==> flow/design.v <==
module cpu_design (reset, clock, write_read, M_address, M_data_in, M_data_out,overflow,status);
input reset,clock;
input[7:0] M_data_in;
output reg write_read,overflow;
output reg [7:0] M_data_out;
output reg[11:0] M_address;
reg[15:0] IR;
reg[7:0] MDR;
reg[11:0] MAR,PC;
reg [7:0]R0;
reg [7:0]R1;
reg [7:0]R2;
reg [7:0]R3;
reg [7:0]A;
reg [8:0]F;
output reg[2:0] status;
parameter idle=4'b0000, load=4'b0001, move=4'b0010, add=4'b0011, sub=4'b0100, AND=4'b0101;
parameter OR=4'b0110, XOR=4'b0111, shrp=4'b1000, shlp=4'b1001, swap=4'b1010, jmp=4'b1011;
parameter jz=4'b1100, read=4'b1101, write=4'b1110, stop=4'b1111; 
always@(*)  
begin
	if((reset==1)&&(status==3)&&(IR[15:12]==write)) 
		write_read=1'b1; 
	else
		write_read=1'b0; 
	M_address=MAR;
	M_data_out=MDR;
	overflow=F[8]^F[7];
 end
always @(negedge clock or negedge reset) 
begin
	if(reset==1'b0)
	begin
		MAR<=12'b000000000000;
		status<=3'b000; 
	end
	else  
		case (status)
			3'b000: begin
						status<=3'b001;
						MAR<=PC;
						case(IR[9:8])
							2'b00: A<=R0;
							2'b01: A<=R1;
							2'b10: A<=R2;
							2'b11: A<=R3;
						endcase
					end
			3'b001: begin
						if(IR[15:12]==stop)status<=1;
						else if (IR[15:12]==swap|| (IR[15:12]==jmp)|| IR[15:12]==jz || IR[15:12]==read || IR[15:12]==write) 
							status<=3'b010;
						else
							status<=3'b000;
					end
			3'b010:begin 
						if(IR[15:12]==swap)
							status <= 3'b000;
						else if ((IR[15:12]==jmp)||(IR[15:12]==read)||(IR[15:12]==write))
						begin
							MAR <= IR[11:0];
							status <= 3'b011;
						end
						else if((IR[15:12]==jz)&& (R0[7:0] == 8'b0000_0000)) 
						begin
							MAR <= IR[11:0];
							status <= 3'b011;
						end
						else
						begin
							MAR <= PC;
							status <= 3'b011;
						end
					end
			3'b011:begin
						if((IR[15:12]==write) || (IR[15:12]==read))
						begin
							MAR<=PC;
							status<=3'b100;
						end
						else
							status<=3'b000;
					 end
			3'b100:begin
						status<=3'b000;
					 end
			default:status<=3'b000;
		endcase
end
always@(posedge clock or negedge reset) 
begin
	if(reset==1'b0) 
	begin
		IR<=16'h0000;
		PC<=12'b000000000000;
		MDR<=8'b00000000;
		R0<=8'b00000000;
		R1<=8'b00000000;
		R2<=8'b00000000;
		F=9'b000000000;
		R3<=8'b00000000; 
	end
	else
	begin
		case (status)
			3'b000: begin
						IR[15:8]<=M_data_in;
						IR[7:0]<=8'b00000000; 
						PC<=PC+12'b000000000001; 
					end  
			3'b001: begin  
						case(IR[15:12]) 
							load: R0<={4'b0000,IR[11:8]}; 
							swap:begin
									case(IR[11:10])
										2'b00:begin
													case(IR[9:8])
														2'b00:R0<=R0;
														2'b01:R1<=R0;
														2'b10:R2<=R0;
														2'b11:R3<=R0;
													endcase
												end
										2'b01:begin
													case(IR[9:8])
														2'b00:R0<=R1;
														2'b01:R1<=R1;
														2'b10:R2<=R1;
														2'b11:R3<=R1;
													endcase
												end
										2'b10:begin
													case(IR[9:8])
														2'b00:R0<=R2;
														2'b01:R1<=R2;
														2'b10:R2<=R2;
														2'b11:R3<=R2;
													endcase
												end
										2'b11:begin
													case(IR[9:8])
														2'b00:R0<=R3;
														2'b01:R1<=R3;
														2'b10:R2<=R3;
														2'b11:R3<=R3;
													endcase
												end
									endcase
								  end
							shlp:begin 
									case(IR[11:10]) 
										2'b00:R0<=R0<<1;
										2'b01:R1<=R1<<1;
										2'b10:R2<=R2<<1;
										2'b11:R3<=R3<<1;
									endcase
								  end
							shrp:begin
									case(IR[11:10]) 
										2'b00:R0<=R0>>1;
										2'b01:R1<=R1>>1;
										2'b10:R2<=R2>>1;
										2'b11:R3<=R3>>1;
									endcase
								  end
							add:begin
									case(IR[11:10])
										2'b00:begin
													F=A+R0;
													R0<=F[7:0];
												end
										2'b01:begin
													F=A+R1;
													R1<=F[7:0];
												end
										2'b10:begin
													F=A+R2;
													R2<=F[7:0];
												end
										2'b11:begin
													F=A+R3;
													R3<=F[7:0];
												end
									endcase
								 end
							sub:begin
									case(IR[11:10])
										2'b00:begin
													F=R0-A;
													R0<=F[7:0];
												end
										2'b01:begin
													F=R1-A;
													R1<=F[7:0];
												end
										2'b10:begin
													F=R2-A;
													R2<=F[7:0];
												end
										2'b11:begin
													F=R3-A;
													R3<=F[7:0];
												end
									endcase
								 end
							move:begin
										case(IR[11:10])
											2'b00:R0<=A;
											2'b01:R1<=A;
											2'b10:R2<=A;
											2'b11:R3<=A;
										endcase
								  end
							AND:begin
									case(IR[11:10])
										2'b00:R0=R0 & A;
										2'b01:R1=R1 & A;
										2'b10:R2=R2 & A;
										2'b11:R3=R3 & A;
									endcase
								 end
							OR:begin
									case(IR[11:10])
										2'b00:R0=R0 | A;
										2'b01:R1=R1 | A;
										2'b10:R2=R2 | A;
										2'b11:R3=R3 | A;
									endcase
								end
							XOR:begin
									case(IR[11:10])
										2'b00:R0=R0 ^ A;
										2'b01:R1=R1 ^ A;
										2'b10:R2=R2 ^ A;
										2'b11:R3=R3 ^ A;
									endcase
								 end
							default:;
						endcase
					end 
			3'b010:begin
						case(IR[15:12])
							swap:begin
									case(IR[11:10])
										2'b00:R0<=A;
										2'b01:R1<=A;
										2'b10:R2<=A;
										2'b11:R3<=A;
									endcase
								  end
							read:begin
									IR[7:0]<=M_data_in;
									PC<=PC+12'b000000000001;
								  end
							write:begin
										IR[7:0]<=M_data_in;
										PC<=PC+12'b000000000001;
										MDR<=R0;
									end
							jmp:begin
									IR[7:0]<=M_data_in;
									PC<=PC+12'b000000000001;
								 end
							jz:begin
									IR[7:0]<=M_data_in;
									PC<=PC+12'b000000000001;
								end
						endcase
					 end
			3'b011:begin
						case(IR[15:12])
							jmp:begin
										PC<=IR[11:0];
									end
							jz:begin
									if(R0==8'b00000000)
										PC<=IR[11:0];
								end
							read:begin
									R0<=M_data_in;
								end
							default:;
						endcase
					 end
			3'b100:begin
					 end
			default:; 
		endcase
	end
end 
endmodule
; Tool chain data of cpu_design
; What the tools print for cpu_design, step after step.
; Lines are those of the file above, counted from 1.
; Library cell names are shortened.
; Not given: -
[inputs]
design = cpu_design
clk_port = clock
library = sky130hd
pvt_corner = tt_025C_1v80

; Word-level counts
; Counts by Yosys on the flattened word-level netlist (proc, flatten, opt, wreduce; memories kept). Register bits leave out memories and registers merged into their read ports (data or address). Print and check cells are left out. Cells with the same type and inputs are merged into one.
[op_classes]
reduce_and_logical = 34
muxes = 82
add_sub_neg = 9
n_logic = 13
eq_ne = 77
[op_table]
columns = operator, count
row1 = 2-to-1 mux 8 bit, 50
row2 = parallel mux 8 bit (select 9 bit), 3
row3 = parallel mux 8 bit (select 3 bit), 5
row4 = != test 3 bit with constant B, 30
row5 = parallel mux 8 bit (select 10 bit), 1
row6 = parallel mux 12 bit (select 3 bit), 2
row7 = parallel mux 9 bit (select 4 bit), 2
row8 = 2-to-1 mux 12 bit, 6
row9 = parallel mux 8 bit (select 2 bit), 4
row10 = != test 4 x 3 -> 1 bit with constant B, 12
row11 = AND reduction 14 bit, 3
row12 = adder 8 x 8 -> 9 bit, 4
row13 = subtractor 8 x 8 -> 9 bit, 4
row14 = equality test 4 bit with constant B, 8
row15 = bitwise AND 8 bit, 4
row16 = OR 8 bit, 4
row17 = bitwise XOR 8 bit, 4
row18 = parallel mux 8 bit (select 4 bit), 1
row19 = parallel mux 12 bit (select 2 bit), 1
row20 = != test 5 bit with constant B, 4
row21 = parallel mux 9 bit (select 2 bit), 1
row22 = equality test 4 x 3 -> 1 bit with constant B, 4
row23 = AND reduction 15 bit, 1
row24 = adder 12 x 1 -> 12 bit with constant B, 1
row25 = OR reduction 3 bit, 4
row26 = parallel mux 3 bit (select 4 bit), 1
row27 = != test 11 bit with constant B, 1
row28 = != test 10 bit with constant B, 1
; Not listed: further kinds 22, cells in them 49.
[word_totals]
regBits = 100
output_inout_bits = 25
word_cells = 227
in_bits = 10

; Logic depth
; Depth = most cells in a row (Yosys ltp): at word level without a register or memory, in the mapped netlist without a sequential cell, where the memories' decode and read muxes count.
[logic_depth]
word_depth = 8
abc_area = 0
mapped_depth = 11
mapped_depth_nobuf = 11

; Mapped cells and area
; Yosys stat after the flow's synthesis: flattened, memories mapped to cells. It holds for the ABC_AREA given above (unset counts as 0); a run with the other value may have another netlist.
; Totals and module areas in this step are rounded.
[synth_totals]
ff_cells = 93
seqArea_um2 = 2370
buffers = 110
stdcells = 1375
mapped_area_um2 = 10900
[types]
columns = cell_type, count, area_total_um2
row1 = dfrtp_1, 70, 1751.68
row2 = ha_1, 107, 1.34E+03
row3 = a21oi_1, 140, 700.672
row4 = mux2i_1, 62, 620.595
row5 = nand2_1, 135, 506.736
row6 = o21ai_0, 90, 450.432
row7 = dfrtn_1, 15, 375.36
row8 = nor2_1, 99, 371.606
row9 = inv_1, 73, 274.013
row10 = edfxtp_1, 8, 240.23
row11 = o22ai_1, 35, 218.96
row12 = clkbuf_1, 58, 217.709
row13 = mux4_2, 8, 180.173
row14 = buf_2, 35, 175.168
row15 = fa_1, 8, 160.154
row16 = nand3_1, 32, 160.154
row17 = mux2_2, 14, 157.651
row18 = nor3_1, 28, 140.134
; Not listed: further types 75, cells in them 358.

; Top module cpu_design; platform sky130hd; tools Yosys and OpenROAD; 4 stored runs in no particular order. Input and output delays are each 20% of the period that was set; the output load is 0.01 pF.
; The results are shown rounded.

[stored run 1: settings]
CELL_PAD_IN_SITES_DETAIL_PLACEMENT = 0
CORE_ASPECT_RATIO = 1.88
CORE_MARGIN = 8
CORE_UTILIZATION = 50
CTS_CLUSTER_DIAMETER = 238
MIN_ROUTING_LAYER = met2
PLACE_DENSITY = 0.93
SETUP_SLACK_MARGIN = 1.41
TNS_END_PERCENT = 70
period_ns = 6.5
CAP_MARGIN = 20
SLEW_MARGIN = 20
[stored run 1: results]
outcome = did not finish, routing stopped with GRT-0232

[stored run 2: settings]
ABC_AREA = 1
CAP_MARGIN = 40
CELL_PAD_IN_SITES_GLOBAL_PLACEMENT = 0
CORE_MARGIN = 9
CORE_UTILIZATION = 21
CTS_CLUSTER_DIAMETER = 155
CTS_CLUSTER_SIZE = 60
GPL_ROUTABILITY_DRIVEN = 0
GPL_TIMING_DRIVEN = 1
HOLD_SLACK_MARGIN = 0.22
MAX_ROUTING_LAYER = met5
PLACE_DENSITY_LB_ADDON = 0.17
period_ns = 8.06
SLEW_MARGIN = 20
[stored run 2: results]
post_synth_area_um2 = 11100
final_die_area_um2 = 61200
util_frac = 0.245
timing.setup.ws_ps = 362

[stored run 3: settings]
CORE_MARGIN = 3
CORE_UTILIZATION = 40
HOLD_SLACK_MARGIN = -0.04
period_ns = 8.0
CAP_MARGIN = 20
SLEW_MARGIN = 20
[stored run 3: results]
post_synth_area_um2 = 10900
final_die_area_um2 = 29200
util_frac = 0.45
timing.setup.ws_ps = 358

[stored run 4: settings]
CAP_MARGIN = 25
CELL_PAD_IN_SITES_DETAIL_PLACEMENT = 1
CELL_PAD_IN_SITES_GLOBAL_PLACEMENT = 1
CORE_ASPECT_RATIO = 0.84
CORE_MARGIN = 3
CORE_UTILIZATION = 40
CTS_CLUSTER_SIZE = 100
HOLD_SLACK_MARGIN = -0.04
TNS_END_PERCENT = 40
period_ns = 8.0
SLEW_MARGIN = 20
[stored run 4: results]
post_synth_area_um2 = 10900
final_die_area_um2 = 29200
util_frac = 0.454
timing.setup.ws_ps = 429
